==> flow/design.v <==
`timescale 1ns / 1ps
module ALU(
    input  [7:0] SrcA, 
    input  [7:0] SrcB,
    input  [3:0] ALUControl,
    output reg [7:0] ALUResult,
    output reg Zero
);
parameter ADD          = 4'b1000;
parameter SUBTRACT     = 4'b1001;
parameter MULTIPLY     = 4'b1010;
parameter DIVIDE       = 4'b1011;
parameter AND          = 4'b1100;
parameter OR           = 4'b1101;
parameter NOT          = 4'b1110;
parameter XOR          = 4'b1111;
parameter Right_Shift  = 4'b0110;
parameter Left_Shift   = 4'b0111;
parameter LOAD         = 4'b0010;  
parameter STORE        = 4'b0011;   
parameter JUMP         = 4'b0100;
parameter Equal_to     = 4'b0101;
always @(*) begin
    case (ALUControl)
        ADD:          ALUResult = SrcA + SrcB;
        SUBTRACT:     ALUResult = SrcA + (~SrcB + 1'b1);
        MULTIPLY:     ALUResult = SrcA * SrcB;
        DIVIDE:       ALUResult = (SrcB != 0) ? SrcA / SrcB : 8'b0;
        AND:          ALUResult = SrcA & SrcB;
        OR:           ALUResult = SrcA | SrcB;
        NOT:          ALUResult = ~SrcA;
        XOR:          ALUResult = SrcA ^ SrcB;
        Right_Shift:  ALUResult = $signed(SrcA) >>> 1;
        Left_Shift:   ALUResult = $signed(SrcA) << 1;
        Equal_to:    ALUResult = (SrcA == SrcB) ? 8'b00000001 : 8'b00000000;
        default:   begin
          ALUResult = 8'b00000000;
        end
    endcase
      Zero = (ALUResult == 0) ? 1'b1 : 1'b0;
end
endmodule
module ControlUnit(
    input [3:0] opcode,
    input [2:0] funct,
    input Zero,
    output reg RegWrite,
    output reg ALUSrc,
    output reg MemWrite,
    output reg [3:0] ALUControl,
    output reg ResultSrc,
    output reg PCSrc
);
parameter OP_RTYPE        = 4'b0000;
parameter OP_LOAD_IM      = 4'b0001;
parameter OP_LOAD         = 4'b0010;
parameter OP_STORE        = 4'b0011;
parameter OP_JUMP         = 4'b0100;
parameter OP_EQUAL_TO     = 4'b0101;
parameter OP_RIGHT_SHIFT  = 4'b0110;
parameter OP_LEFT_SHIFT   = 4'b0111;
parameter OP_ADDI         = 4'b1000;
parameter OP_BEQ          = 4'b1001;
parameter F_ADD           = 3'b000;
parameter F_SUBTRACT      = 3'b001;
parameter F_MULTIPLY      = 3'b010;
parameter F_DIVIDE        = 3'b011;
parameter F_AND           = 3'b100;
parameter F_OR            = 3'b101;
parameter F_XOR           = 3'b110;
parameter F_NOT           = 3'b111;
parameter ALU_ADD         = 4'b1000;
parameter ALU_SUBTRACT    = 4'b1001;
parameter ALU_MULTIPLY    = 4'b1010;
parameter ALU_DIVIDE      = 4'b1011;
parameter ALU_AND         = 4'b1100;
parameter ALU_OR          = 4'b1101;
parameter ALU_NOT         = 4'b1110;
parameter ALU_XOR         = 4'b1111;
parameter ALU_RIGHT_SHIFT = 4'b0110;
parameter ALU_LEFT_SHIFT  = 4'b0111;
parameter ALU_EQUAL_TO    = 4'b0101;
  always @(*) begin
    RegWrite    = 0;
    ALUSrc      = 0;
    MemWrite    = 0;
    ALUControl  = 4'b0000;
    ResultSrc   = 0;
    PCSrc       = 0;
    case (opcode)
        OP_RTYPE: begin
            RegWrite = 1;
            ALUSrc   = 0;
            case (funct)
                F_ADD:      ALUControl = ALU_ADD;
                F_SUBTRACT: ALUControl = ALU_SUBTRACT;
                F_MULTIPLY: ALUControl = ALU_MULTIPLY;
                F_DIVIDE:   ALUControl = ALU_DIVIDE;
                F_AND:      ALUControl = ALU_AND;
                F_OR:       ALUControl = ALU_OR;
                F_XOR:      ALUControl = ALU_XOR;
                F_NOT:      ALUControl = ALU_NOT;
            endcase
        end
        OP_LOAD_IM: begin
            RegWrite   = 1;
            ALUSrc     = 1;
            ALUControl = ALU_ADD;
            ResultSrc  = 0;
        end
        OP_LOAD: begin
            RegWrite   = 1;
            ALUSrc     = 1;
            ALUControl = ALU_ADD;
            ResultSrc  = 1;
        end
        OP_STORE: begin
        RegWrite = 1;
            ALUSrc     = 1;
            ResultSrc = 0;
            MemWrite   = 1;
            ALUControl = ALU_ADD;
        end
        OP_EQUAL_TO: begin
            ALUControl = ALU_EQUAL_TO;
            PCSrc      = Zero;
        end
        OP_JUMP: begin
            PCSrc = 1;
        end
        OP_RIGHT_SHIFT: begin
            RegWrite   = 1;
            ALUSrc     = 0;
            ALUControl = ALU_RIGHT_SHIFT;
        end
        OP_LEFT_SHIFT: begin
            RegWrite   = 1;
            ALUSrc     = 0;
            ALUControl = ALU_LEFT_SHIFT;
        end
        OP_ADDI: begin
        RegWrite   = 1;
    ALUSrc     = 1;
    ALUControl = ALU_ADD;
    ResultSrc  = 0;
        end
        OP_BEQ: begin
       RegWrite = 0;
       ALUControl = ALU_EQUAL_TO;
       MemWrite = 0;
       ResultSrc = 0;
       ALUSrc = 0;
       PCSrc = Zero;
       end
        default: ALUControl = 4'b0000;
    endcase
end
endmodule
module Extender(
    input  [2:0] in0,
    output reg [7:0] ImmExt
);
    always @(*) begin
        if (in0[2] == 0)
            ImmExt = {5'b00000, in0};  
        else
            ImmExt = {5'b11111, in0};  
    end
endmodule
module Register_file(rdata1, rdata2, wrtData, srcreg1, srcreg2, destreg, write, clk, reset);
input clk, reset, write;
input [2:0] srcreg1, srcreg2, destreg;
input [7:0] wrtData;
output [7:0] rdata1, rdata2;
integer i;
reg [7:0] regfile [0:7];
assign rdata1 = regfile[srcreg1];
assign rdata2 = regfile[srcreg2];
always @ (posedge   clk or posedge reset )begin
if (reset) begin
  for ( i = 0; i < 8; i = i + 1)
    regfile[i] <= i;
end
else  if (write) begin 
    regfile[destreg] <= wrtData;
end
end
endmodule
module MUX_2x1(
input [7:0] in0, input [7:0] in1, input select, output [7:0] out0
    );
    assign out0 = (select ==0) ? in0 : in1;
endmodule
module Forwarding_Mux( Src_in, Result, ALU_Result, forward, Src_out);
input [7:0] Src_in;
input [7:0] Result;
input [7:0] ALU_Result;
input [1:0] forward;
output [7:0] Src_out;
assign Src_out = (forward == 2'b00) ? Src_in:
                 (forward == 2'b01) ? ALU_Result:
                 (forward == 2'b10) ? Result:
                 Src_in;
                 endmodule 
module pc(pc, clk, reset, pcnext, stallF);
input clk, reset;
input [7:0] pcnext;
input stallF;
output reg [7:0] pc;
always  @(posedge   clk or posedge reset) begin
if(reset)
pc <= 8'b0;
else if (!stallF)
pc <= pcnext;
end
endmodule
module IF_ID(
  input [7:0] pcplus1_f,
  input [15:0] instr_f,
  input [7:0] pc_f,
  output reg [7:0] pc_d,
  output reg [7:0] pcplus1_d,
  output reg [15:0] instr_d,
  input clk, input reset,
  input stallD, flushD
);
 always @(posedge clk or posedge reset) begin
  if (reset) begin
    pcplus1_d <= 8'd0;
    instr_d <= 16'd0;
    pc_d <= 8'd0;
  end else if (flushD) begin
    pcplus1_d <= 8'd0;
    instr_d <= 16'd0;
    pc_d <= 8'd0;
  end else if (!stallD) begin
    pcplus1_d <= pcplus1_f;
    instr_d <= instr_f;
    pc_d <= pc_f;
  end
end
endmodule
module ID_EX(
  input [7:0] SrcA, SrcB_reg, pcplus1, ImmExt,
  input [2:0] destreg, Rs1D, Rs2D,
  input RegWrite, ALUSrc, ResultSrc, MemWrite,
  input [3:0] ALUControl,
  output reg [7:0] SrcA_out, SrcB_reg_out, pcplus1_out, ImmExt_out,
  output reg [2:0] destreg_out, Rs1E, Rs2E,
  output reg RegWrite_out, ALUSrc_out, ResultSrc_out, MemWrite_out,
  output reg [3:0] ALUControl_out,
  input clk, input reset, flushE
);
  always @(posedge clk or posedge reset) begin
  if (reset) begin
    SrcA_out <= 0; SrcB_reg_out <= 0; pcplus1_out <= 0; ImmExt_out <= 0;
    destreg_out <= 0; Rs1E <= 0; Rs2E <= 0; RegWrite_out <= 0; ALUSrc_out <= 0; ResultSrc_out <= 0;
    MemWrite_out <= 0; ALUControl_out <= 0;
  end else begin
    if (flushE) begin
      SrcA_out <= 0; SrcB_reg_out <= 0; pcplus1_out <= 0; ImmExt_out <= 0;
      destreg_out <= 0; Rs1E <= 0; Rs2E <= 0; RegWrite_out <= 0; ALUSrc_out <= 0; ResultSrc_out <= 0;
      MemWrite_out <= 0; ALUControl_out <= 0;
    end else begin
      SrcA_out <= SrcA; SrcB_reg_out <= SrcB_reg; pcplus1_out <= pcplus1; ImmExt_out <= ImmExt;
      destreg_out <= destreg; Rs1E <= Rs1D; Rs2E <= Rs2D;
      RegWrite_out <= RegWrite; ALUSrc_out <= ALUSrc; ResultSrc_out <= ResultSrc;
      MemWrite_out <= MemWrite; ALUControl_out <= ALUControl;
    end
  end
end
endmodule
module EX_MEM(
  input [7:0] ALUResult, SrcB_reg, pcplus1,
  input [2:0] destreg,
  input RegWrite, MemWrite, ResultSrc,
  output reg [7:0] ALUResult_out, WriteData_out, pcplus1_out,
  output reg [2:0] destreg_out,
  output reg RegWrite_out, MemWrite_out, ResultSrc_out,
  input clk, input reset
);
  always @(posedge clk or posedge reset) begin
    if (reset) begin
      ALUResult_out <= 0; WriteData_out <= 0; pcplus1_out <= 0;
      destreg_out <= 0; RegWrite_out <= 0; MemWrite_out <= 0; ResultSrc_out <= 0;
    end else begin
      ALUResult_out <= ALUResult; WriteData_out <= SrcB_reg; pcplus1_out <= pcplus1;
      destreg_out <= destreg;
      RegWrite_out <= RegWrite; MemWrite_out <= MemWrite; ResultSrc_out <= ResultSrc;
    end
  end
endmodule
module MEM_WB(
  input [7:0] ReadData, ALUResult, pcplus1,
  input [2:0] destreg,
  input RegWrite, ResultSrc,
  output reg [7:0] ReadData_out, ALUResult_out, pcplus1_out,
  output reg [2:0] destreg_out,
  output reg RegWrite_out, ResultSrc_out,
  input clk, input reset
);
  always @(posedge clk or posedge reset) begin
    if (reset) begin
      ReadData_out <= 0; ALUResult_out <= 0; pcplus1_out <= 0;
      destreg_out <= 0; RegWrite_out <= 0; ResultSrc_out <= 0;
    end else begin
      ReadData_out <= ReadData; ALUResult_out <= ALUResult; pcplus1_out <= pcplus1;
      destreg_out <= destreg;
      RegWrite_out <= RegWrite; ResultSrc_out <= ResultSrc;
    end
  end
endmodule
module Hazard_unit( 
input [2:0] Rs1D, Rs2D, Rs1E, Rs2E, a1_d, a1_e, a1_w, a1_m,
input [3:0] opcode,
input regwrite_m, regwrite_w, ResultSrc_e, pcsrc,
output reg StallF, StallD, FlushD, FlushE,
output reg [1:0] ForwardAE, ForwardBE);
wire hzd;
assign hzd = (ResultSrc_e && (a1_e != 0) &&
              ((a1_e == a1_d) || (a1_e == Rs1D) || (a1_e == Rs2D)) &&
              (opcode != 4'b0101) && (opcode != 4'b0100));
always @(*) begin
        StallF = hzd;
        StallD = hzd;
        FlushE = hzd;
        FlushD = pcsrc;  
    end                           
always @(*) begin
        if (regwrite_m && (a1_m != 0) && (a1_m == Rs1E))
            ForwardAE = 2'b01;  
        else if (regwrite_w && (a1_w != 0) && (a1_w == Rs1E))
            ForwardAE = 2'b10;  
        else
            ForwardAE = 2'b00;  
        if (regwrite_m && (a1_m != 0) && (a1_m == Rs2E))
            ForwardBE = 2'b01;  
        else if (regwrite_w && (a1_w != 0) && (a1_w == Rs2E))
            ForwardBE = 2'b10;  
        else
            ForwardBE = 2'b00;  
    end
endmodule
module Pipelined_Processor(
input CLK,
input reset,
output [7:0] imem_addr,
input [15:0] imem_data,
output [7:0] dmem_addr,
output [7:0] dmem_wdata,
output dmem_we,
input [7:0] dmem_rdata,
output [7:0] result 
   );
wire pcsrc;
wire [7:0] pcplus1_f;
wire [7:0] pcnext_f;
wire [7:0] pc_f, pc_d;
wire [15:0] instr_f, instr_d;
wire signed [7:0] SrcA_d, SrcA_e;
wire signed [7:0] RD1e, RD2e;  
wire signed [7:0] SrcB ;
wire Zero;
wire [7:0] ALUResult_e, ALUResult_m, ALUResult_w;
wire [3:0] ALUControl_d, ALUControl_e;
wire ALUSrc_d, ALUSrc_e, ResultSrc_e, ResultSrc_d, ResultSrc_m, ResultSrc_w;
wire [7:0] pcplus1_d, pcplus1_e, pcplus1_m, pcplus1_w;
wire [2:0] a1_d, Rs1D, Rs2D;
wire [2:0] Rs1E, Rs2E;
wire [2:0] a1_e, a1_m, a1_w;  
wire [3:0] opcode;
wire [2:0] funct;
wire [7:0] SrcB_reg, SrcB_reg_e, SrcB_reg_m;
wire [7:0] wrtdata;
wire [7:0] read_data_w, read_data_m;
wire MemWrite_d, MemWrite_e, MemWrite_m;
wire regwrite_d, regwrite_e, regwrite_w, regwrite_m;
wire [7:0] ImmExt_d, ImmExt_e;  
wire [1:0] ForwardAE, ForwardBE;
wire stallF, flushD, stallD, flushE;
pc p0(.pcnext(pcnext_f),. reset(reset), .pc(pc_f), .stallF(stallF), .clk(CLK));
assign pcplus1_f = pc_f + 1;
assign imem_addr = pc_f;
assign instr_f = imem_data;
assign opcode = instr_f[15:12];
assign pcnext_f = (opcode == 4'b0101 && Zero) ? (pc_f + ImmExt_d) : 
  (pcsrc) ? ImmExt_d :
                (pc_f + 1);
assign a1_d = instr_f[8:6];   
assign funct = instr_f[11:9];
assign Rs1D = instr_f[5:3];
assign Rs2D = instr_f[2:0];
  Extender e0(.in0(Rs2D), .ImmExt(ImmExt_d));
IF_ID l0(.clk(CLK), .flushD(flushD), .stallD(stallD), .pcplus1_f(pcnext_f), .pcplus1_d(pcplus1_d),  .reset(reset), .pc_f(pc_f), .pc_d(pc_d),  .instr_d(instr_d), .instr_f(instr_f));
ControlUnit c0(.opcode(opcode), .funct(funct), .Zero(Zero), .ALUSrc(ALUSrc_d), .MemWrite(MemWrite_d), .ALUControl(ALUControl_d), .ResultSrc(ResultSrc_d), .PCSrc(pcsrc), .RegWrite(regwrite_d));
  Register_file r0(.clk(CLK), .reset(reset), .write(regwrite_w), .destreg(a1_w), .srcreg1(Rs1D), .srcreg2(Rs2D), .rdata1(SrcA_d), .rdata2(SrcB_reg), .wrtData(wrtdata));
ID_EX l1(.clk(CLK), .flushE(flushE), .reset(reset), .SrcA(SrcA_d), .SrcB_reg(SrcB_reg), 
.pcplus1(pcplus1_d), .ImmExt(ImmExt_d), 
.destreg(a1_d), .Rs1D(Rs1D), .Rs2D(Rs2D), .Rs1E(Rs1E), .Rs2E(Rs2E),
.RegWrite(regwrite_d), .ALUSrc(ALUSrc_d), .ResultSrc(ResultSrc_d), 
.MemWrite(MemWrite_d), .ALUControl(ALUControl_d), 
.SrcA_out(RD1e),
.SrcB_reg_out(RD2e), 
.pcplus1_out(pcplus1_e),
.ImmExt_out(ImmExt_e), .destreg_out(a1_e), 
.RegWrite_out(regwrite_e), .ALUSrc_out(ALUSrc_e), 
.ResultSrc_out(ResultSrc_e), 
.MemWrite_out(MemWrite_e), 
.ALUControl_out(ALUControl_e));
Forwarding_Mux m0(.Src_in(RD1e), .Result(wrtdata), .ALU_Result(ALUResult_m), .forward(ForwardAE), .Src_out(SrcA_e));
Forwarding_Mux m1(.Src_in(RD2e), .Result(wrtdata), .ALU_Result(ALUResult_m), .forward(ForwardBE), .Src_out(SrcB_reg_e));
MUX_2x1 alu(.in0(SrcB_reg_e), .in1(ImmExt_e), .select(ALUSrc_e), .out0(SrcB));
ALU a0( .SrcA(SrcA_e), .SrcB(SrcB), .Zero(Zero), .ALUResult(ALUResult_e), .ALUControl(ALUControl_e));
EX_MEM l2(.clk(CLK), .reset(reset), 
.ALUResult(ALUResult_e), .SrcB_reg(SrcB_reg_e),
.pcplus1(pcplus1_e), 
          .RegWrite(regwrite_e), .MemWrite(MemWrite_e),
          .ResultSrc(ResultSrc_e), 
.ALUResult_out(ALUResult_m), .destreg(a1_e), 
.WriteData_out(SrcB_reg_m ), .pcplus1_out(pcplus1_m), .destreg_out(a1_m), .RegWrite_out(regwrite_m), .MemWrite_out(MemWrite_m), .ResultSrc_out(ResultSrc_m));
assign dmem_addr = ALUResult_m;
assign dmem_wdata = SrcB_reg_m;
assign dmem_we = MemWrite_m;
assign read_data_m = dmem_rdata;
MEM_WB l3(.clk(CLK), .reset(reset), .ReadData(read_data_m), .ALUResult(ALUResult_m), .pcplus1(pcplus1_m), .destreg(a1_m), .RegWrite(regwrite_m), .ResultSrc(ResultSrc_m), .ReadData_out(read_data_w), .ALUResult_out(ALUResult_w), .pcplus1_out(pcplus1_w), .destreg_out(a1_w), .RegWrite_out(regwrite_w), .ResultSrc_out(ResultSrc_w));
MUX_2x1 read(.in0(ALUResult_w), .in1(read_data_w), .select(ResultSrc_w), .out0(wrtdata));
assign result = wrtdata;
Hazard_unit h0(.Rs1D(Rs1D), .Rs2D(Rs2D), .Rs1E(Rs1E), .Rs2E(Rs2E), .a1_d(a1_d), .a1_e(a1_e), .a1_w(a1_w), .a1_m(a1_m), .opcode(opcode), .regwrite_m(regwrite_m), .regwrite_w(regwrite_w), .ResultSrc_e(ResultSrc_e), .pcsrc(pcsrc), .StallF(stallF), .StallD(stallD), .FlushD(flushD), .FlushE(flushE), .ForwardAE(ForwardAE), .ForwardBE(ForwardBE));
endmodule
# ---- Step by step through the tools: Pipelined_Processor
# Module Pipelined_Processor before and after one edit of its RTL, step after step.
# "orig" refers to lines of the RTL above, "edited" to lines of the edited file.
# "delta": "edited" minus "orig" as printed here. "rel_change_pct": 100 x difference / "orig".
# Not given: --
dict set report design {
  top_module {Pipelined_Processor}
  clock {CLK}
  lib {sky130hd}
  corner {tt_025C_1v80}
}

# ---- Edit of the RTL
# Unified diff, file above to edited file.
# A script made this edit. It changes what the design does and was not meant as an optimisation.
# begin of diff
@@ -412,4 +412,7 @@
 MUX_2x1 alu(.in0(SrcB_reg_e), .in1(ImmExt_e), .select(ALUSrc_e), .out0(SrcB));
 ALU a0( .SrcA(SrcA_e), .SrcB(SrcB), .Zero(Zero), .ALUResult(ALUResult_e), .ALUControl(ALUControl_e));
+wire ResultSrc_m_0, ResultSrc_m_1;
+wire [7:0] SrcB_reg_m_0, SrcB_reg_m_1;
+wire [7:0] ALUResult_m_0, ALUResult_m_1;
 EX_MEM l2(.clk(CLK), .reset(reset), 
 .ALUResult(ALUResult_e), .SrcB_reg(SrcB_reg_e),
@@ -417,6 +420,13 @@
           .RegWrite(regwrite_e), .MemWrite(MemWrite_e),
           .ResultSrc(ResultSrc_e), 
-.ALUResult_out(ALUResult_m), .destreg(a1_e), 
-.WriteData_out(SrcB_reg_m ), .pcplus1_out(pcplus1_m), .destreg_out(a1_m), .RegWrite_out(regwrite_m), .MemWrite_out(MemWrite_m), .ResultSrc_out(ResultSrc_m));
+.ALUResult_out(ALUResult_m_0), .destreg(a1_e), 
+.WriteData_out(SrcB_reg_m_0 ), .pcplus1_out(pcplus1_m), .destreg_out(a1_m), .RegWrite_out(regwrite_m), .MemWrite_out(MemWrite_m), .ResultSrc_out(ResultSrc_m_0));
+EX_MEM l2_alt (.clk(CLK), .reset(reset), .ALUResult(ALUResult_e), .SrcB_reg(SrcB_reg_e),
+    .pcplus1(pcplus1_e), .RegWrite(regwrite_e), .MemWrite(MemWrite_e), .ResultSrc(~ResultSrc_e),
+    .ALUResult_out(ALUResult_m_1), .destreg(a1_e), .WriteData_out(SrcB_reg_m_1),
+    .ResultSrc_out(ResultSrc_m_1));
+assign ResultSrc_m = ResultSrc_m_0 ^ ResultSrc_m_1;
+assign SrcB_reg_m = SrcB_reg_m_0 ^ SrcB_reg_m_1;
+assign ALUResult_m = ALUResult_m_0 ^ ALUResult_m_1;
 assign dmem_addr = ALUResult_m;
 assign dmem_wdata = SrcB_reg_m;
# end of diff

# ---- Elaborated design
# Source: Yosys, flattened and elaborated. Widths are those after wreduce. Registers that Yosys merges into a memory's read port (data or address) are not register bits. Print and check cells do not count. Equal cells are merged and count once.
# Yosys's memory passes give these memory sizes; they may raise the number of words (mostly to a power of two), join words into wider ones and drop unused or constant bits.
# element orig edited delta rel_change_pct
set bits {}
lappend bits {reg_bits 156 157 1 0.64}
lappend bits {mem_bits_ro 24 24 0 0.00}
lappend bits {mem_count 1 1 0 0.00}
# element orig edited
set mem_list {}
lappend mem_list {memory_list {8x3 r1 w0} {8x3 r1 w0}}
# element orig edited delta rel_change_pct
set classes {}
lappend classes {add_sub_neg 5 5 0 0.00}
lappend classes {n_mul 1 1 0 0.00}
lappend classes {n_div 1 1 0 0.00}
lappend classes {n_eq 55 55 0 0.00}
lappend classes {mux 38 38 0 0.00}
lappend classes {bitwise 5 9 4 80.00}
lappend classes {reduce_logical 35 35 0 0.00}
# cell orig edited delta rel_change_pct
set op_table {}
lappend op_table {{bitwise XOR 8 bit} 1 3 2 200.00}
lappend op_table {{inverter 1 bit} 0 1 1 --}
lappend op_table {{bitwise XOR 1 bit} 0 1 1 --}
lappend op_table {{2-to-1 mux 8 bit} 15 15 0 0.00}
lappend op_table {{equality test 3 bit with constant B} 12 12 0 0.00}
lappend op_table {{logical AND 1 bit} 11 11 0 0.00}
lappend op_table {{equality test 4 bit with constant B} 10 10 0 0.00}
lappend op_table {{2-to-1 mux 1 bit} 10 10 0 0.00}
lappend op_table {{AND reduction 2 bit} 8 8 0 0.00}
lappend op_table {{equality test 3 bit} 7 7 0 0.00}
lappend op_table {{equality test 4 x 3 -> 1 bit with constant B} 7 7 0 0.00}
lappend op_table {{equality test 3 x 2 -> 1 bit with constant B} 6 6 0 0.00}
lappend op_table {{2-to-1 mux 2 bit} 4 4 0 0.00}
lappend op_table {{adder 8 bit} 3 3 0 0.00}
lappend op_table {{equality test 3 x 1 -> 1 bit with constant B} 3 3 0 0.00}
lappend op_table {{zero test 3 bit} 3 3 0 0.00}
lappend op_table {{2-to-1 mux 3 bit} 3 3 0 0.00}
lappend op_table {{nonzero test 3 bit} 3 3 0 0.00}
lappend op_table {{adder 8 x 1 -> 8 bit with constant B} 2 2 0 0.00}
lappend op_table {{equality test 2 x 1 -> 1 bit with constant B} 2 2 0 0.00}
lappend op_table {{equality test 2 bit with constant B} 2 2 0 0.00}
lappend op_table {{equality test 4 x 2 -> 1 bit with constant B} 2 2 0 0.00}
lappend op_table {{zero test 2 bit} 2 2 0 0.00}
lappend op_table {{logical OR 1 bit} 2 2 0 0.00}
lappend op_table {{!= test 4 x 3 -> 1 bit with constant B} 2 2 0 0.00}
lappend op_table {{inverter 8 bit} 2 2 0 0.00}
lappend op_table {{parallel mux 8 bit (select 8 bit)} 2 2 0 0.00}
lappend op_table {{bitwise AND 8 bit} 1 1 0 0.00}
# The list need not be complete.

# ---- Longest topological paths
# Depth = most cells in a row (Yosys ltp): at word level without a register or memory, in the mapped netlist without a sequential cell, where the memories' decode and read muxes count.
# element orig edited delta rel_change_pct
set logic_depth {}
lappend logic_depth {depth_word 19 19 0 0.00}
lappend logic_depth {ABC_AREA 0 0 -- --}
lappend logic_depth {depth_mapped 78 67 -11 -14.10}
lappend logic_depth {depth_no_buf 74 61 -13 -17.57}

# ---- Netlist
# The flow's flattened synthesis, as Yosys stat reports it; memories are mapped. The netlist is that of the ABC_AREA named above (0 if unset); the other value can give another one.
# type orig edited delta rel_change_pct
set types {}
lappend types {sky130_fd_sc_hd__a21oi_1 96 52 -44 -45.83}
lappend types {sky130_fd_sc_hd__nor2_1 134 92 -42 -31.34}
lappend types {sky130_fd_sc_hd__nand2_1 108 136 28 25.93}
lappend types {sky130_fd_sc_hd__dfrtp_1 136 113 -23 -16.91}
lappend types {sky130_fd_sc_hd__mux2_2 26 12 -14 -53.85}
lappend types {sky130_fd_sc_hd__buf_4 5 18 13 260.00}
lappend types {sky130_fd_sc_hd__o21ai_0 93 105 12 12.90}
lappend types {sky130_fd_sc_hd__o221ai_1 11 0 -11 -100.00}
lappend types {sky130_fd_sc_hd__a211oi_1 18 8 -10 -55.56}
lappend types {sky130_fd_sc_hd__o22ai_1 17 11 -6 -35.29}
lappend types {sky130_fd_sc_hd__xor2_1 16 22 6 37.50}
lappend types {sky130_fd_sc_hd__nand2b_1 16 11 -5 -31.25}
lappend types {sky130_fd_sc_hd__and2_1 7 2 -5 -71.43}
lappend types {sky130_fd_sc_hd__a221o_1 6 1 -5 -83.33}
lappend types {sky130_fd_sc_hd__mux4_2 5 10 5 100.00}
lappend types {sky130_fd_sc_hd__inv_1 73 69 -4 -5.48}
lappend types {sky130_fd_sc_hd__clkbuf_1 42 38 -4 -9.52}
lappend types {sky130_fd_sc_hd__nand3_1 32 28 -4 -12.50}
# The list need not be complete.
# element orig edited delta rel_change_pct
set synth_totals {}
lappend synth_totals {mapped_cells 1287 1148 -139 -10.80}
lappend synth_totals {area_um2 11330.9 10052.1 -1278.8 -11.29}
lappend synth_totals {seq_area_um2 3718.6 3143.0 -575.6 -15.48}
lappend synth_totals {ffs 148 125 -23 -15.54}
lappend synth_totals {buffers 60 67 7 11.67}
# The figures by module come from a second, unflattened synthesis with its own total; it is not the netlist above.
# element orig edited delta rel_change_pct
set unflattened {}
lappend unflattened {cells_unflattened 1371 1418 47 3.43}
lappend unflattened {hier_area_um2 14272.4 15167.0 894.6 6.27}
# Each row is one instance without its submodules.
# mod instances cells mod_area_um2 mod_seq_area_um2
set by_module_orig {}
lappend by_module_orig {ALU 1 529 3921.3 0.0}
lappend by_module_orig {Register_file 1 329 3673.5 1616.6}
lappend by_module_orig {ID_EX 1 104 1574.0 1226.2}
lappend by_module_orig {IF_ID 1 104 1327.5 800.8}
lappend by_module_orig {EX_MEM 1 31 754.5 750.7}
lappend by_module_orig {MEM_WB 1 30 729.4 725.7}
lappend by_module_orig {Pipelined_Processor 1 78 566.8 0.0}
lappend by_module_orig {Forwarding_Mux 2 27 276.5 0.0}
lappend by_module_orig {pc 1 18 335.3 200.2}
lappend by_module_orig {Hazard_unit 1 38 310.3 0.0}
lappend by_module_orig {MUX_2x1 2 9 131.4 0.0}
lappend by_module_orig {ControlUnit 1 30 203.9 0.0}
lappend by_module_orig {Extender 1 8 60.1 0.0}
# mod instances cells mod_area_um2 mod_seq_area_um2
set by_module_edited {}
lappend by_module_edited {ALU 1 529 3921.3 0.0}
lappend by_module_edited {Register_file 1 329 3673.5 1616.6}
lappend by_module_edited {ID_EX 1 104 1574.0 1226.2}
lappend by_module_edited {EX_MEM 2 31 754.5 750.7}
lappend by_module_edited {IF_ID 1 104 1327.5 800.8}
lappend by_module_edited {MEM_WB 1 30 729.4 725.7}
lappend by_module_edited {Pipelined_Processor 1 94 706.9 0.0}
lappend by_module_edited {Forwarding_Mux 2 27 276.5 0.0}
lappend by_module_edited {pc 1 18 335.3 200.2}
lappend by_module_edited {Hazard_unit 1 38 310.3 0.0}
lappend by_module_edited {MUX_2x1 2 9 131.4 0.0}
lappend by_module_edited {ControlUnit 1 30 203.9 0.0}
lappend by_module_edited {Extender 1 8 60.1 0.0}

# ---- Worst setup path after synthesis
# Source: OpenSTA report_checks on the synthesized netlist (no wires, ideal clock, input and output delay 20% of the period each), path of least setup slack; recovery checks are left aside. Register names are those of the netlist, which keeps one name where synthesis merged equal registers.
# element orig edited delta rel_change_pct
set synth_timing {}
lappend synth_timing {kind reg2reg reg2reg -- --}
lappend synth_timing {from {register l1.ImmExt_out[6]} {register l2.destreg_out[1]} -- --}
lappend synth_timing {to {register p0.pc[7]} {register p0.pc[3]} -- --}
lappend synth_timing {clock_period_ns 13.5 13.5 0.0 0.00}
lappend synth_timing {setup_time_ns 0.126 0.133 0.007 --}
lappend synth_timing {t_first_pin_ns 0.000 0.000 0.000 --}
lappend synth_timing {arrival_ns 12.790 12.474 -0.316 -2.47}
lappend synth_timing {required_ns 13.374 13.367 -0.007 -0.05}
lappend synth_timing {path_slack_ns 0.584 0.893 0.309 --}
lappend synth_timing {path_delay_ns 12.916 12.607 -0.309 -2.39}
lappend synth_timing {stages 69 60 -9 -13.04}
lappend synth_timing {n_path_buf 1 5 4 400.00}
lappend synth_timing {period_less_setup_slack_ns 12.916 12.607 -0.309 -2.39}
# "path_delay_ns" = arrival - input delay + setup time.
# "stages": output pins that drive a net of the path, with the launching flip-flop's if there is one; two outputs of one cell count as two.
# "period_less_setup_slack_ns" is the clock period less the worst setup slack; recovery checks do not enter. This is arithmetic on one report: input and output delays are still those of the set period (20% each).
# A register here has more assigning lines than the two given.
dict set report synth_via_orig {
  cell_sequence {sky130_fd_sc_hd__dfrtp_1 > sky130_fd_sc_hd__buf_2 > sky130_fd_sc_hd__or3b_1 > sky130_fd_sc_hd__a211oi_2 > sky130_fd_sc_hd__o211ai_2 > sky130_fd_sc_hd__o221ai_2 > sky130_fd_sc_hd__a21o_2 > sky130_fd_sc_hd__clkinv_1 > sky130_fd_sc_hd__nor3_1 > sky130_fd_sc_hd__nand2_1 > sky130_fd_sc_hd__a22oi_1 > sky130_fd_sc_hd__ha_1 > sky130_fd_sc_hd__o21a_1 > sky130_fd_sc_hd__or2_2 > sky130_fd_sc_hd__and2_1 > sky130_fd_sc_hd__nor2b_1 > sky130_fd_sc_hd__nor2_1 > sky130_fd_sc_hd__a21oi_1 > [... 33 more ...] > sky130_fd_sc_hd__a21o_1 > sky130_fd_sc_hd__a21oi_1 > sky130_fd_sc_hd__nor2b_1 > sky130_fd_sc_hd__nor2_1 > sky130_fd_sc_hd__nor2_1 > sky130_fd_sc_hd__mux2_2 > sky130_fd_sc_hd__ha_1 > sky130_fd_sc_hd__o21a_1 > sky130_fd_sc_hd__o21ai_0 > sky130_fd_sc_hd__a21oi_1 > sky130_fd_sc_hd__o21ai_0 > sky130_fd_sc_hd__nand2b_1 > sky130_fd_sc_hd__a21oi_1 > sky130_fd_sc_hd__o221ai_1 > sky130_fd_sc_hd__nor3_2 > sky130_fd_sc_hd__nand4_1 > sky130_fd_sc_hd__nor3b_1 > sky130_fd_sc_hd__a221o_1}
}
# element line
set synth_rtl_orig {}
lappend synth_rtl_orig {{start: declaration} 248} ;# output reg [7:0] SrcA_out, SrcB_reg_out, pcplus1_out, ImmExt_out,
lappend synth_rtl_orig {{start: assignment} 256} ;# SrcA_out <= 0; SrcB_reg_out <= 0; pcplus1_out <= 0; ImmExt_out <= 0;
lappend synth_rtl_orig {{start: assignment} 265} ;# SrcA_out <= SrcA; SrcB_reg_out <= SrcB_reg; pcplus1_out <= pcplus1; ImmExt_out <= ImmExt;
lappend synth_rtl_orig {{end: assignment} 212} ;# pc <= 8'b0;
lappend synth_rtl_orig {{end: assignment} 214} ;# pc <= pcnext;
lappend synth_rtl_orig {{end: declaration} 209} ;# output reg [7:0] pc;
# orig: Chain of elaborated cells between the ends: none given.
# Some nets on the timed path still bear RTL names; the line given drives or declares the net.
# net line
set synth_named_nets_orig {}
lappend synth_named_nets_orig {ALUResult_e[0] 24} ;# case (ALUControl)
dict set report synth_via_edited {
  cell_sequence {sky130_fd_sc_hd__dfrtp_1 > sky130_fd_sc_hd__xor2_1 > sky130_fd_sc_hd__or4_1 > sky130_fd_sc_hd__buf_2 > sky130_fd_sc_hd__nand2_1 > sky130_fd_sc_hd__o21a_2 > sky130_fd_sc_hd__inv_1 > sky130_fd_sc_hd__nor3_1 > sky130_fd_sc_hd__a22oi_1 > sky130_fd_sc_hd__ha_1 > sky130_fd_sc_hd__o21a_1 > sky130_fd_sc_hd__nor2_1 > sky130_fd_sc_hd__or3_1 > sky130_fd_sc_hd__mux2_2 > sky130_fd_sc_hd__ha_1 > sky130_fd_sc_hd__o21a_1 > sky130_fd_sc_hd__nor2_1 > sky130_fd_sc_hd__nor3_1 > [... 24 more ...] > sky130_fd_sc_hd__a21oi_1 > sky130_fd_sc_hd__o21ai_0 > sky130_fd_sc_hd__and4_1 > sky130_fd_sc_hd__o31ai_1 > sky130_fd_sc_hd__clkbuf_1 > sky130_fd_sc_hd__o21ai_0 > sky130_fd_sc_hd__ha_1 > sky130_fd_sc_hd__a21o_1 > sky130_fd_sc_hd__a211oi_1 > sky130_fd_sc_hd__o21ai_0 > sky130_fd_sc_hd__o211ai_1 > sky130_fd_sc_hd__and4b_1 > sky130_fd_sc_hd__o211ai_1 > sky130_fd_sc_hd__a21o_1 > sky130_fd_sc_hd__o31ai_4 > sky130_fd_sc_hd__or2_1 > sky130_fd_sc_hd__buf_4 > sky130_fd_sc_hd__o211ai_1}
}
# element line
set synth_rtl_edited {}
lappend synth_rtl_edited {{start: declaration} 278} ;# output reg [2:0] destreg_out,
lappend synth_rtl_edited {{start: assignment} 285} ;# destreg_out <= 0; RegWrite_out <= 0; MemWrite_out <= 0; ResultSrc_out <= 0;
lappend synth_rtl_edited {{start: assignment} 288} ;# destreg_out <= destreg;
lappend synth_rtl_edited {{end: assignment} 212} ;# pc <= 8'b0;
lappend synth_rtl_edited {{end: assignment} 214} ;# pc <= pcnext;
lappend synth_rtl_edited {{end: declaration} 209} ;# output reg [7:0] pc;
# edited: Chain of elaborated cells between the ends: none given.

# ---- Worst path after layout
# From the final timing report of the runs of pair A: the path of least setup slack in the routed layout; clock arrival at registers is part of the times.
# element orig edited delta rel_change_pct
set layout_timing {}
lappend layout_timing {kind reg2reg reg2reg -- --}
lappend layout_timing {from {register l2.destreg_out[2]} {register l2.destreg_out[1]} -- --}
lappend layout_timing {to {register p0.pc[7]} {register p0.pc[7]} -- --}
lappend layout_timing {clock_period_ns 13.5 13.5 0.0 0.00}
lappend layout_timing {setup_time_ns 0.11 0.11 0.00 --}
lappend layout_timing {t_first_pin_ns 0.43 0.41 -0.02 -4.65}
lappend layout_timing {arrival_ns 13.25 13.02 -0.23 -1.74}
lappend layout_timing {required_ns 13.82 13.79 -0.03 -0.22}
lappend layout_timing {path_slack_ns 0.58 0.77 0.19 --}
lappend layout_timing {stages 72 59 -13 -18.06}
lappend layout_timing {n_path_buf 1 3 2 200.00}
dict set report layout_via_orig {
  cell_sequence {sky130_fd_sc_hd__dfrtp_2 > sky130_fd_sc_hd__or3b_4 > sky130_fd_sc_hd__a211oi_4 > sky130_fd_sc_hd__o211a_1 > sky130_fd_sc_hd__a21oi_1 > sky130_fd_sc_hd__a22o_2 > sky130_fd_sc_hd__ha_1 > sky130_fd_sc_hd__a22oi_2 > sky130_fd_sc_hd__ha_1 > sky130_fd_sc_hd__o21a_1 > sky130_fd_sc_hd__or2_2 > sky130_fd_sc_hd__and2_1 > sky130_fd_sc_hd__nor2b_1 > sky130_fd_sc_hd__nor2_1 > sky130_fd_sc_hd__a21oi_1 > sky130_fd_sc_hd__ha_1 > sky130_fd_sc_hd__o21a_1 > sky130_fd_sc_hd__o21ai_1 > [... 36 more ...] > sky130_fd_sc_hd__a21oi_2 > sky130_fd_sc_hd__nor2b_2 > sky130_fd_sc_hd__nor2_2 > sky130_fd_sc_hd__nor2_4 > sky130_fd_sc_hd__mux2_2 > sky130_fd_sc_hd__ha_1 > sky130_fd_sc_hd__o21a_1 > sky130_fd_sc_hd__o21ai_0 > sky130_fd_sc_hd__a21oi_1 > sky130_fd_sc_hd__o21ai_0 > sky130_fd_sc_hd__nand2b_1 > sky130_fd_sc_hd__a21oi_2 > sky130_fd_sc_hd__o221ai_2 > sky130_fd_sc_hd__nor3_2 > sky130_fd_sc_hd__buf_4 > sky130_fd_sc_hd__nand4_1 > sky130_fd_sc_hd__nor3b_1 > sky130_fd_sc_hd__a221o_1}
}
# element line
set layout_rtl_orig {}
lappend layout_rtl_orig {{start: declaration} 278} ;# output reg [2:0] destreg_out,
lappend layout_rtl_orig {{start: assignment} 285} ;# destreg_out <= 0; RegWrite_out <= 0; MemWrite_out <= 0; ResultSrc_out <= 0;
lappend layout_rtl_orig {{start: assignment} 288} ;# destreg_out <= destreg;
lappend layout_rtl_orig {{end: assignment} 212} ;# pc <= 8'b0;
lappend layout_rtl_orig {{end: assignment} 214} ;# pc <= pcnext;
lappend layout_rtl_orig {{end: declaration} 209} ;# output reg [7:0] pc;
# orig: Chain of elaborated cells between the ends: none given.
# Some nets on the timed path still bear RTL names; the line given drives or declares the net.
# net line
set layout_named_nets_orig {}
lappend layout_named_nets_orig {ALUResult_e[0] 24} ;# case (ALUControl)
dict set report layout_via_edited {
  cell_sequence {sky130_fd_sc_hd__dfrtp_1 > sky130_fd_sc_hd__xor2_1 > sky130_fd_sc_hd__or4_4 > sky130_fd_sc_hd__a31oi_4 > sky130_fd_sc_hd__a31oi_1 > sky130_fd_sc_hd__nor3_2 > sky130_fd_sc_hd__nand2_1 > sky130_fd_sc_hd__a22oi_1 > sky130_fd_sc_hd__ha_1 > sky130_fd_sc_hd__o21a_1 > sky130_fd_sc_hd__nor2_1 > sky130_fd_sc_hd__or3_1 > sky130_fd_sc_hd__mux2i_1 > sky130_fd_sc_hd__ha_1 > sky130_fd_sc_hd__o21a_1 > sky130_fd_sc_hd__o21a_1 > sky130_fd_sc_hd__nor2_1 > sky130_fd_sc_hd__nor3_2 > [... 23 more ...] > sky130_fd_sc_hd__ha_1 > sky130_fd_sc_hd__nand2_1 > sky130_fd_sc_hd__o21ai_1 > sky130_fd_sc_hd__and4_1 > sky130_fd_sc_hd__o31ai_1 > sky130_fd_sc_hd__buf_4 > sky130_fd_sc_hd__mux2_2 > sky130_fd_sc_hd__ha_1 > sky130_fd_sc_hd__a211oi_1 > sky130_fd_sc_hd__o21ai_0 > sky130_fd_sc_hd__o211ai_1 > sky130_fd_sc_hd__and4b_1 > sky130_fd_sc_hd__o211ai_1 > sky130_fd_sc_hd__a21o_2 > sky130_fd_sc_hd__o31ai_4 > sky130_fd_sc_hd__buf_4 > sky130_fd_sc_hd__a222oi_1 > sky130_fd_sc_hd__o31a_1}
}
# element line
set layout_rtl_edited {}
lappend layout_rtl_edited {{start: declaration} 278} ;# output reg [2:0] destreg_out,
lappend layout_rtl_edited {{start: assignment} 285} ;# destreg_out <= 0; RegWrite_out <= 0; MemWrite_out <= 0; ResultSrc_out <= 0;
lappend layout_rtl_edited {{start: assignment} 288} ;# destreg_out <= destreg;
lappend layout_rtl_edited {{end: assignment} 212} ;# pc <= 8'b0;
lappend layout_rtl_edited {{end: assignment} 214} ;# pc <= pcnext;
lappend layout_rtl_edited {{end: declaration} 209} ;# output reg [7:0] pc;
# edited: Chain of elaborated cells between the ends: none given.

# ---- Measured runs
# Both versions went through the flow (Yosys, OpenROAD) with the same settings in each pair. Constraints: input delay and output delay 20% of the set period each, output load 0.01 pF.
dict set report settings_pair_A {
  CORE_UTILIZATION 40
  period_ns 13.5
  CAP_MARGIN 20
  CORE_MARGIN 2
  SLEW_MARGIN 20
}
# element orig edited delta rel_change_pct
set results_pair_A {}
lappend results_pair_A {ys_area_um2 11330.9 10052.1 -1278.8 -11.29}
lappend results_pair_A {total_die_area_um2 29689.0 26414.4 -3274.6 -11.03}
lappend results_pair_A {cell_area_final_um2 13590.5 11442.2 -2148.3 -15.81}
lappend results_pair_A {utilization_pct 48.8 46.0 -2.8 --}
lappend results_pair_A {fin_ws_ns 0.577 0.770 0.193 --}
lappend results_pair_A {tns_setup_ns 0.000 0.000 0.000 --}
lappend results_pair_A {fin_hold_ws_ns 0.355 0.348 -0.007 --}
lappend results_pair_A {power_total_uw 2886 2536 -350 -12.13}
lappend results_pair_A {period_less_ws_ns 12.923 12.730 -0.193 -1.49}
dict set report settings_pair_B {
  CELL_PAD_IN_SITES_DETAIL_PLACEMENT 0
  CORE_UTILIZATION 22
  GPL_ROUTABILITY_DRIVEN 1
  HOLD_SLACK_MARGIN 0.13
  SETUP_SLACK_MARGIN 4.26
  period_ns 23.4
  CAP_MARGIN 20
  CORE_MARGIN 2
  SLEW_MARGIN 20
}
# element orig edited delta rel_change_pct
set results_pair_B {}
lappend results_pair_B {ys_area_um2 11330.9 10052.1 -1278.8 -11.29}
lappend results_pair_B {total_die_area_um2 53335.6 47417.2 -5918.4 -11.10}
lappend results_pair_B {cell_area_final_um2 13320.3 11657.4 -1662.9 -12.48}
lappend results_pair_B {utilization_pct 26.1 25.7 -0.4 --}
lappend results_pair_B {fin_ws_ns 7.599 9.174 1.575 --}
lappend results_pair_B {tns_setup_ns 0.000 0.000 0.000 --}
lappend results_pair_B {fin_hold_ws_ns 0.351 0.349 -0.002 --}
lappend results_pair_B {power_total_uw 1611 1452 -159 -9.87}
lappend results_pair_B {period_less_ws_ns 15.801 14.226 -1.575 -9.97}
# "period_less_ws_ns" = clock period - worst setup slack. The figure is calculated, with input and output delays left at 20% of the set period.
# "power_total_uw" is the tool's figure for a default switching activity; nothing was simulated.
